==> flow/design.v <==
module JAM (
input CLK,
input RST,
output reg [2:0] W,
output reg [2:0] J,
input [6:0] Cost,
output reg [3:0] MatchCount,
output reg [9:0] MinCost,
output reg Valid );
reg [5:0]state;
reg [2:0]num[0:7];
reg [4:0]ix;
reg [9:0]tempCost;
reg [4:0]changePoint;
reg [4:0]n;
reg [4:0]max_min_pos;
reg [4:0]max_min_value;
always @(posedge CLK or posedge RST) 
begin
    if(RST)
    begin
		  W <= 0;
		  J <= 0;
		  Valid <= 0;
		  num[0] <= 0;
		  num[1] <= 1;
		  num[2] <= 2;
		  num[3] <= 3;
		  num[4] <= 4;
		  num[5] <= 5;
		  num[6] <= 6;
		  num[7] <= 7;
		  state <= 0;
		  ix <= 1;
		  tempCost <= 0;
		  MatchCount <= 0;
		  MinCost <= 1023;
		  changePoint <= 0;
		  n <= 10;
		  max_min_pos <= 0;
		  max_min_value <= 10;
    end
    else 
    begin
		case(state)
			5'd0:
			begin
				if(ix > 8)
				begin
					if(tempCost < MinCost)
					begin
						MatchCount <= 1;
						MinCost <= tempCost;
					end
					else if(tempCost == MinCost)
					begin
						MatchCount <= MatchCount + 1;
					end
					ix <= 1;
					tempCost <= 0;
					state <= 1;
				end
				else if(ix == 8)
				begin
					tempCost <= tempCost + Cost;
					ix <= ix + 1;
				end
				else
				begin
					tempCost <= tempCost + Cost;
					W <= ix;
					J <= num[ix];
					ix <= ix + 1;
				end
			end
			5'd1:
			begin
				if(num[7] > num[6])
				begin
					num[6] <= num[7];
					num[7] <= num[6];
					state <= 0;
					W <= 0;
					J <= num[0];
				end
				else if(num[6] > num[5])
				begin
					 if(num[7] > num[5] && num[7] < num[6])
					 begin
						num[7] <= num[6];
						num[5] <= num[7];
						num[6] <= num[5];
						state <= 0;
						W <= 0;
						J <= num[0];
					 end
					 else
					 begin
						num[5] <= num[6];
						num[6] <= num[7];
						num[7] <= num[5];
						state <= 0;
						W <= 0;
						J <= num[0];
					 end
				end
				else if(num[5] > num[4])
				begin
						if(num[6] < num[4] && ((num[7] < num[4]) || num[5] < num[7]) )
						begin
							num[4] <= num[5];
							num[5] <= num[7];
							num[7] <= num[4];
						end
						else if(num[6] > num[4] && num[5] > num[6] && num[7] < num[4])
						begin
							num[4] <= num[6];
							num[5] <= num[7];
							num[6] <= num[4];
							num[7] <= num[5];
						end
						else if(num[7] > num[4] && num[7] < num[6] && num[7] < num[5])
						begin
							num[4] <= num[7];
							num[5] <= num[4];
							num[7] <= num[5];
						end
						state <= 0;
						W <= 0;
						J <= num[0];
				end
				else if(num[4] > num[3])
				begin
					changePoint <= 3;
					state <= 2;
					n <= 4;
				end
				else if(num[3] > num[2])
				begin
					changePoint <= 2;
					state <= 2;
					n <= 3;
				end
				else if(num[2] > num[1])
				begin
					changePoint <= 1;
					state <= 2;
					n <= 2;
				end
				else if(num[1] > num[0])
				begin
					changePoint <= 0;
					state <= 2;
					n <= 1;
				end
				else
					state <= 4;
			end
			5'd2:
			begin
				if(n >= 8)
				begin
					num[changePoint] <= num[max_min_pos];
					num[max_min_pos] <= num[changePoint];
					state <= 3;
					max_min_value <= 10;
				end
				else
				begin
					if(num[n] > num[changePoint] && num[n] < max_min_value)
					begin
						max_min_pos <= n;
						max_min_value <= num[n];
					end
					n <= n + 1;
				end
			end
			5'd3:
			begin
				if(changePoint == 4)
				begin
					num[5] <= num[7];
					num[7] <= num[5];
				end
				else if(changePoint == 3)
				begin
					num[4] <= num[7];
					num[5] <= num[6];
					num[6] <= num[5];
					num[7] <= num[4];
				end
				else if(changePoint == 2)
				begin
					num[3] <= num[7];
					num[4] <= num[6];
					num[6] <= num[4];
					num[7] <= num[3];
				end
				else if(changePoint == 1)
				begin
					num[2] <= num[7];
					num[3] <= num[6];
					num[4] <= num[5];
					num[5] <= num[4];
					num[6] <= num[3];
					num[7] <= num[2];
				end
				else if(changePoint == 0)
				begin
					num[1] <= num[7];
					num[2] <= num[6];
					num[3] <= num[5];
					num[5] <= num[3];
					num[6] <= num[2];
					num[7] <= num[1];
				end
					state <= 0;
					W <= 0;
					J <= num[0];
			end
			5'd4:
			begin
				Valid <= 1;
			end
		endcase
    end
end
endmodule
; From RTL to reports: JAM
; Each step is given for the RTL above and for the edited RTL.
; "before" refers to lines of the RTL above, "after" to lines of the edited file.
; "change" is "after" less "before", of the values as shown; "rel_change_pct" is that difference over "before", in percent.
; Operators carry their Yosys type and port widths (W data, S select, Z words).
; Cell names lack the library's common part.
; A cell with - has no value.
[design]
design = JAM
clock = CLK
library = sky130hd
pvt_corner = tt_025C_1v80

; The edit
; The edit as a unified diff against the file above.
; A script made this edit; it was not meant as an optimisation.
; begin of diff
@@ -9,5 +9,5 @@
 output reg Valid );
 reg [5:0]state;
-reg [2:0]num[0:7];
+reg [5:0]num[0:7];
 reg [4:0]ix;
 reg [9:0]tempCost;
; end of diff

; Elaborated design
; Counts by Yosys on the flattened word-level netlist (proc, flatten, opt, wreduce). Print and check cells are left out. Cells with the same type and inputs are merged into one.
[op_classes]
columns = element, before, after, change, rel_change_pct
row1 = add_sub_neg, 4, 4, 0, 0.00
row2 = n_cmp, 21, 21, 0, 0.00
row3 = n_eq, 74, 74, 0, 0.00
row4 = n_mux, 139, 139, 0, 0.00
row5 = logic, 4, 4, 0, 0.00
row6 = reduce_logical, 39, 39, 0, 0.00
[op_table]
columns = operator, before, after, change, rel_change_pct
row1 = $mux W3, 104, 17, -87, -83.65
row2 = $mux W6, 2, 89, 87, 4350.00
row3 = $gt A3 B3 Y1, 12, 0, -12, -100.00
row4 = $gt A6 B6 Y1, 0, 12, 12, -
row5 = $lt A3 B3 Y1, 5, 0, -5, -100.00
row6 = $lt A6 B6 Y1, 0, 5, 5, -
row7 = $pmux W3 S3, 6, 2, -4, -66.67
row8 = $pmux W6 S3, 0, 4, 4, -
row9 = $pmux W3 S8, 4, 1, -3, -75.00
row10 = $pmux W3 S2, 3, 0, -3, -100.00
row11 = $pmux W6 S2, 0, 3, 3, -
row12 = $pmux W6 S8, 0, 3, 3, -
row13 = $lt A3 B5 Y1, 1, 0, -1, -100.00
row14 = $lt A6 B5 Y1, 0, 1, 1, -
; Operator kinds equal on both sides are left out: 44.
[bits]
columns = element, before, after, change, rel_change_pct
row1 = register_bits, 84, 108, 24, 28.57
row2 = inputBits, 9, 9, 0, 0.00
row3 = output_inout_bits, 21, 21, 0, 0.00
row4 = elab_cells, 301, 301, 0, 0.00

; Logic depth
; Longest topological path by Yosys (ltp), each cell counted once; first at word level (registers and memories cut), then after technology mapping (sequential cells cut; the memories' decode and read muxes count).
[logic_depth]
columns = element, before, after, change, rel_change_pct
row1 = word_depth, 10, 10, 0, 0.00
row2 = ABC_AREA, 0, 0, -, -
row3 = ltp_mapped, 16, 16, 0, 0.00
row4 = ltp_nobuf, 15, 14, -1, -6.67

; Mapped cells and area
; Source: synth_stat.txt of the flow (Yosys; design flattened, memories mapped). It holds for the ABC_AREA given above (unset counts as 0); a run with the other value may have another netlist.
[by_type]
columns = cell_type, before, after, change, rel_change_pct
row1 = clkbuf_1, 34, 73, 39, 114.71
row2 = inv_1, 60, 98, 38, 63.33
row3 = ha_1, 68, 104, 36, 52.94
row4 = o211ai_1, 7, 35, 28, 400.00
row5 = a21oi_1, 51, 77, 26, 50.98
row6 = dfrtp_1, 51, 76, 25, 49.02
row7 = mux2i_1, 39, 64, 25, 64.10
row8 = nand2_1, 93, 117, 24, 25.81
row9 = nand3_1, 20, 42, 22, 110.00
row10 = o21ai_0, 85, 106, 21, 24.71
row11 = mux2_2, 16, 36, 20, 125.00
row12 = a221oi_1, 7, 21, 14, 200.00
row13 = o221ai_1, 2, 14, 12, 600.00
row14 = a21o_1, 12, 21, 9, 75.00
row15 = a31oi_1, 17, 23, 6, 35.29
row16 = o21a_1, 4, 10, 6, 150.00
row17 = nor2_1, 53, 58, 5, 9.43
row18 = a222oi_1, 9, 14, 5, 55.56
; Cell types equal on both sides are left out: 8.
; Not every row of either side is listed.
[synth_totals]
columns = element, before, after, change, rel_change_pct
row1 = stdcells, 839, 1238, 399, 47.56
row2 = mapped_area_um2, 6941.7, 10299.9, 3358.2, 48.38
row3 = seqArea_um2, 2011.9, 2637.5, 625.6, 31.09
row4 = flip_flops, 79, 104, 25, 31.65
row5 = n_buf, 49, 94, 45, 91.84

; Timing after synthesis
; Source: OpenSTA report_checks on the synthesized netlist (no wires, ideal clock, input and output delay 20% of the period each), path of least setup slack; recovery checks are left aside. Register names are those of the netlist, which keeps one name where synthesis merged equal registers.
[synth_timing]
columns = element, before, after, change, rel_change_pct
row1 = path_kind, flip-flop to flip-flop, flip-flop to flip-flop, -, -
row2 = startpoint, register n[1], register n[1], -, -
row3 = endpoint, register max_min_pos[0], register max_min_pos[1], -, -
row4 = clock_period_ns, 8.0, 8.0, 0.0, 0.00
row5 = setup_ns, 0.128, 0.128, 0.000, -
row6 = t_first_pin_ns, 0.000, 0.000, 0.000, -
row7 = arrival_time_ns, 3.147, 3.902, 0.755, 23.99
row8 = t_required_ns, 7.872, 7.872, 0.000, 0.00
row9 = path_slack_ns, 4.726, 3.971, -0.755, -
row10 = path_delay_ns, 3.275, 4.030, 0.755, 23.05
row11 = path_stages, 15, 17, 2, 13.33
row12 = path_buffers, 1, 2, 1, 100.00
row13 = period_less_setup_slack_ns, 3.274, 4.029, 0.755, 23.06
; "path_delay_ns" = arrival - input delay + setup time.
; "path_stages": output pins that drive a net of the path, with the launching flip-flop's if there is one; two outputs of one cell count as two.
; "period_less_setup_slack_ns" = period - worst setup slack (recovery checks aside). The figure is calculated, with input and output delays left at 20% of the set period.
; Between the ends stands the longest chain of elaborated cells between them, by number of cells; it is not shown to be the way that was timed. Of several equally long chains one is given.
; A line is the first line of the expression or statement that the cell stems from. Yosys adds cells for indexed reads and writes and turns some case tables into memories.
; A register here has more assigning lines than the two given.
[synth_between_before]
cell_sequence = dfstp_2 -> inv_1 -> ha_1 -> or2_0 -> buf_2 -> a31oi_1 -> nor2_1 -> a31oi_1 -> ha_1 -> and2_1 -> a211oi_2 -> o21ai_1 -> o31a_2 -> a2111oi_4 -> mux2_1
elab_chain_cells = 7
cone_cells = 19
cone_classes = 3 x compare; 7 x eq/ne; 5 x mux; 1 x logic; 3 x reduce/logical
[synth_lines_before]
columns = element, line_no
row1 = start: declaration, 15  ; reg [4:0]n;
row2 = start: assignment, 39  ; n <= 10;
row3 = start: assignment, 175  ; n <= n + 1;
row4 = $eq A3 B3 Y1, 170  ; if(num[n] > num[changePoint] && num[n] < max_min_value)
row5 = $pmux W3 S8, 170
row6 = $mux W3, 161  ; if(n >= 8)
row7 = $mux W3, 45  ; case(state)
row8 = $gt A3 B3 Y1, 170
row9 = $logic_and A1 B1 Y1, 170
row10 = $reduce_and A3 Y1, -
row11 = end: assignment, 40  ; max_min_pos <= 0;
row12 = end: assignment, 172  ; max_min_pos <= n;
[synth_between_after]
cell_sequence = dfstp_2 -> inv_1 -> ha_1 -> clkbuf_1 -> nand2b_1 -> a221oi_1 -> a21oi_1 -> a221oi_1 -> nor2_1 -> ha_1 -> a21oi_1 -> nor2b_1 -> or4_1 -> or4_1 -> buf_2 -> nor3_4 -> mux2_1
elab_chain_cells = 7
cone_cells = 19
cone_classes = 3 x compare; 7 x eq/ne; 5 x mux; 1 x logic; 3 x reduce/logical
[synth_lines_after]
columns = element, line_no
row1 = start: declaration, 15  ; reg [4:0]n;
row2 = start: assignment, 39  ; n <= 10;
row3 = start: assignment, 175  ; n <= n + 1;
row4 = $eq A3 B3 Y1, 170  ; if(num[n] > num[changePoint] && num[n] < max_min_value)
row5 = $pmux W6 S8, 170
row6 = $mux W6, 161  ; if(n >= 8)
row7 = $mux W6, 45  ; case(state)
row8 = $gt A6 B6 Y1, 170
row9 = $logic_and A1 B1 Y1, 170
row10 = $reduce_and A3 Y1, -
row11 = end: assignment, 40  ; max_min_pos <= 0;
row12 = end: assignment, 172  ; max_min_pos <= n;

; Timing after layout
; Path of least setup slack in the final report of each run of pair A (OpenROAD, finished layout, wires in). Where an end is a register, its clock arrival counts in the times.
[layout_timing]
columns = element, before, after, change, rel_change_pct
row1 = path_kind, flip-flop to flip-flop, flip-flop to flip-flop, -, -
row2 = startpoint, register n[1], register n[1], -, -
row3 = endpoint, register max_min_pos[1], register max_min_pos[1], -, -
row4 = clock_period_ns, 3.72, 3.72, 0.00, 0.00
row5 = setup_ns, 0.11, 0.11, 0.00, -
row6 = t_first_pin_ns, 0.35, 0.38, 0.03, 8.57
row7 = arrival_time_ns, 3.72, 4.10, 0.38, 10.22
row8 = t_required_ns, 3.96, 3.99, 0.03, 0.76
row9 = path_slack_ns, 0.24, -0.11, -0.35, -
row10 = path_stages, 14, 15, 1, 7.14
row11 = path_buffers, 0, 2, 2, -
; Between the ends stands the longest chain of elaborated cells between them, by number of cells; it is not shown to be the way that was timed. Of several equally long chains one is given.
; A register here has more assigning lines than the two given.
[layout_between_before]
cell_sequence = dfstp_2 -> inv_1 -> ha_1 -> or2_1 -> a31oi_1 -> nor2_1 -> a31oi_2 -> ha_1 -> and2_1 -> a211oi_2 -> o21ai_1 -> o31a_2 -> a2111oi_4 -> mux2_1
elab_chain_cells = 7
cone_cells = 19
cone_classes = 3 x compare; 7 x eq/ne; 5 x mux; 1 x logic; 3 x reduce/logical
[layout_lines_before]
columns = element, line_no
row1 = start: declaration, 15  ; reg [4:0]n;
row2 = start: assignment, 39  ; n <= 10;
row3 = start: assignment, 175  ; n <= n + 1;
row4 = $eq A3 B3 Y1, 170  ; if(num[n] > num[changePoint] && num[n] < max_min_value)
row5 = $pmux W3 S8, 170
row6 = $mux W3, 161  ; if(n >= 8)
row7 = $mux W3, 45  ; case(state)
row8 = $gt A3 B3 Y1, 170
row9 = $logic_and A1 B1 Y1, 170
row10 = $reduce_and A3 Y1, -
row11 = end: assignment, 40  ; max_min_pos <= 0;
row12 = end: assignment, 172  ; max_min_pos <= n;
[layout_between_after]
cell_sequence = dfstp_2 -> buf_4 -> ha_2 -> buf_4 -> a222oi_1 -> a21oi_1 -> a221oi_2 -> a21oi_2 -> ha_1 -> a21oi_2 -> nor2b_4 -> or4_1 -> or4_4 -> nor3_4 -> mux2_4
elab_chain_cells = 7
cone_cells = 19
cone_classes = 3 x compare; 7 x eq/ne; 5 x mux; 1 x logic; 3 x reduce/logical
[layout_lines_after]
columns = element, line_no
row1 = start: declaration, 15  ; reg [4:0]n;
row2 = start: assignment, 39  ; n <= 10;
row3 = start: assignment, 175  ; n <= n + 1;
row4 = $eq A3 B3 Y1, 170  ; if(num[n] > num[changePoint] && num[n] < max_min_value)
row5 = $pmux W6 S8, 170
row6 = $mux W6, 161  ; if(n >= 8)
row7 = $mux W6, 45  ; case(state)
row8 = $gt A6 B6 Y1, 170
row9 = $logic_and A1 B1 Y1, 170
row10 = $reduce_and A3 Y1, -
row11 = end: assignment, 40  ; max_min_pos <= 0;
row12 = end: assignment, 172  ; max_min_pos <= n;

; Measured runs
; Runs of the flow (Yosys, OpenROAD) on both versions; the two runs of a pair have the same settings. The constraints put input and output delay at 20% of the set period each and load the outputs with 0.01 pF.
[settings_pair_A]
CORE_UTILIZATION = 40
period_ns = 3.72
CAP_MARGIN = 20
CORE_MARGIN = 2
SLEW_MARGIN = 20
[measured_pair_A]
columns = element, before, after, change, rel_change_pct
row1 = post_synth_area_um2, 6941.7, 10299.9, 3358.2, 48.38
row2 = design.die.area_um2, 18424.0, 27048.7, 8624.7, 46.81
row3 = final_stdcell_area_um2, 7896.3, 11961.5, 4065.2, 51.48
row4 = final_util_pct, 46.1, 47.4, 1.3, -
row5 = final_setup_ws_ns, 0.235, -0.110, -0.345, -
row6 = fin_tns_ns, 0.000, -0.372, -0.372, -
row7 = hold_worst_slack_ns, 0.462, 0.471, 0.009, -
row8 = totalPower_w, 0.001865, 0.002243, 0.000378, 20.27
row9 = timing.achieved_period_ns, 3.485, 3.830, 0.345, 9.90
[settings_pair_B]
CORE_ASPECT_RATIO = 1.09
CORE_MARGIN = 10
CORE_UTILIZATION = 25
CTS_CLUSTER_SIZE = 58
PLACE_DENSITY = 0.88
SLEW_MARGIN = 30
period_ns = 2.6
CAP_MARGIN = 20
[measured_pair_B]
columns = element, before, after, change, rel_change_pct
row1 = post_synth_area_um2, 6941.7, 10299.9, 3358.2, 48.38
row2 = design.die.area_um2, 34838.0, 49726.1, 14888.1, 42.74
row3 = final_stdcell_area_um2, 9650.5, 14480.1, 4829.6, 50.05
row4 = final_util_pct, 35.4, 35.6, 0.2, -
row5 = final_setup_ws_ns, -0.728, -1.179, -0.451, -
row6 = fin_tns_ns, -5.333, -23.546, -18.213, -
row7 = hold_worst_slack_ns, 0.465, 0.515, 0.050, -
row8 = totalPower_w, 0.002558, 0.003095, 0.000537, 20.99
row9 = timing.achieved_period_ns, 3.328, 3.779, 0.451, 13.55
; "timing.achieved_period_ns": clock period set for the run, less the worst setup slack. It is reckoned from that one timing run; input and output delays stay at 20% of the period that was set.
; "totalPower_w": no workload was simulated; the value follows from the tool's default switching activity.
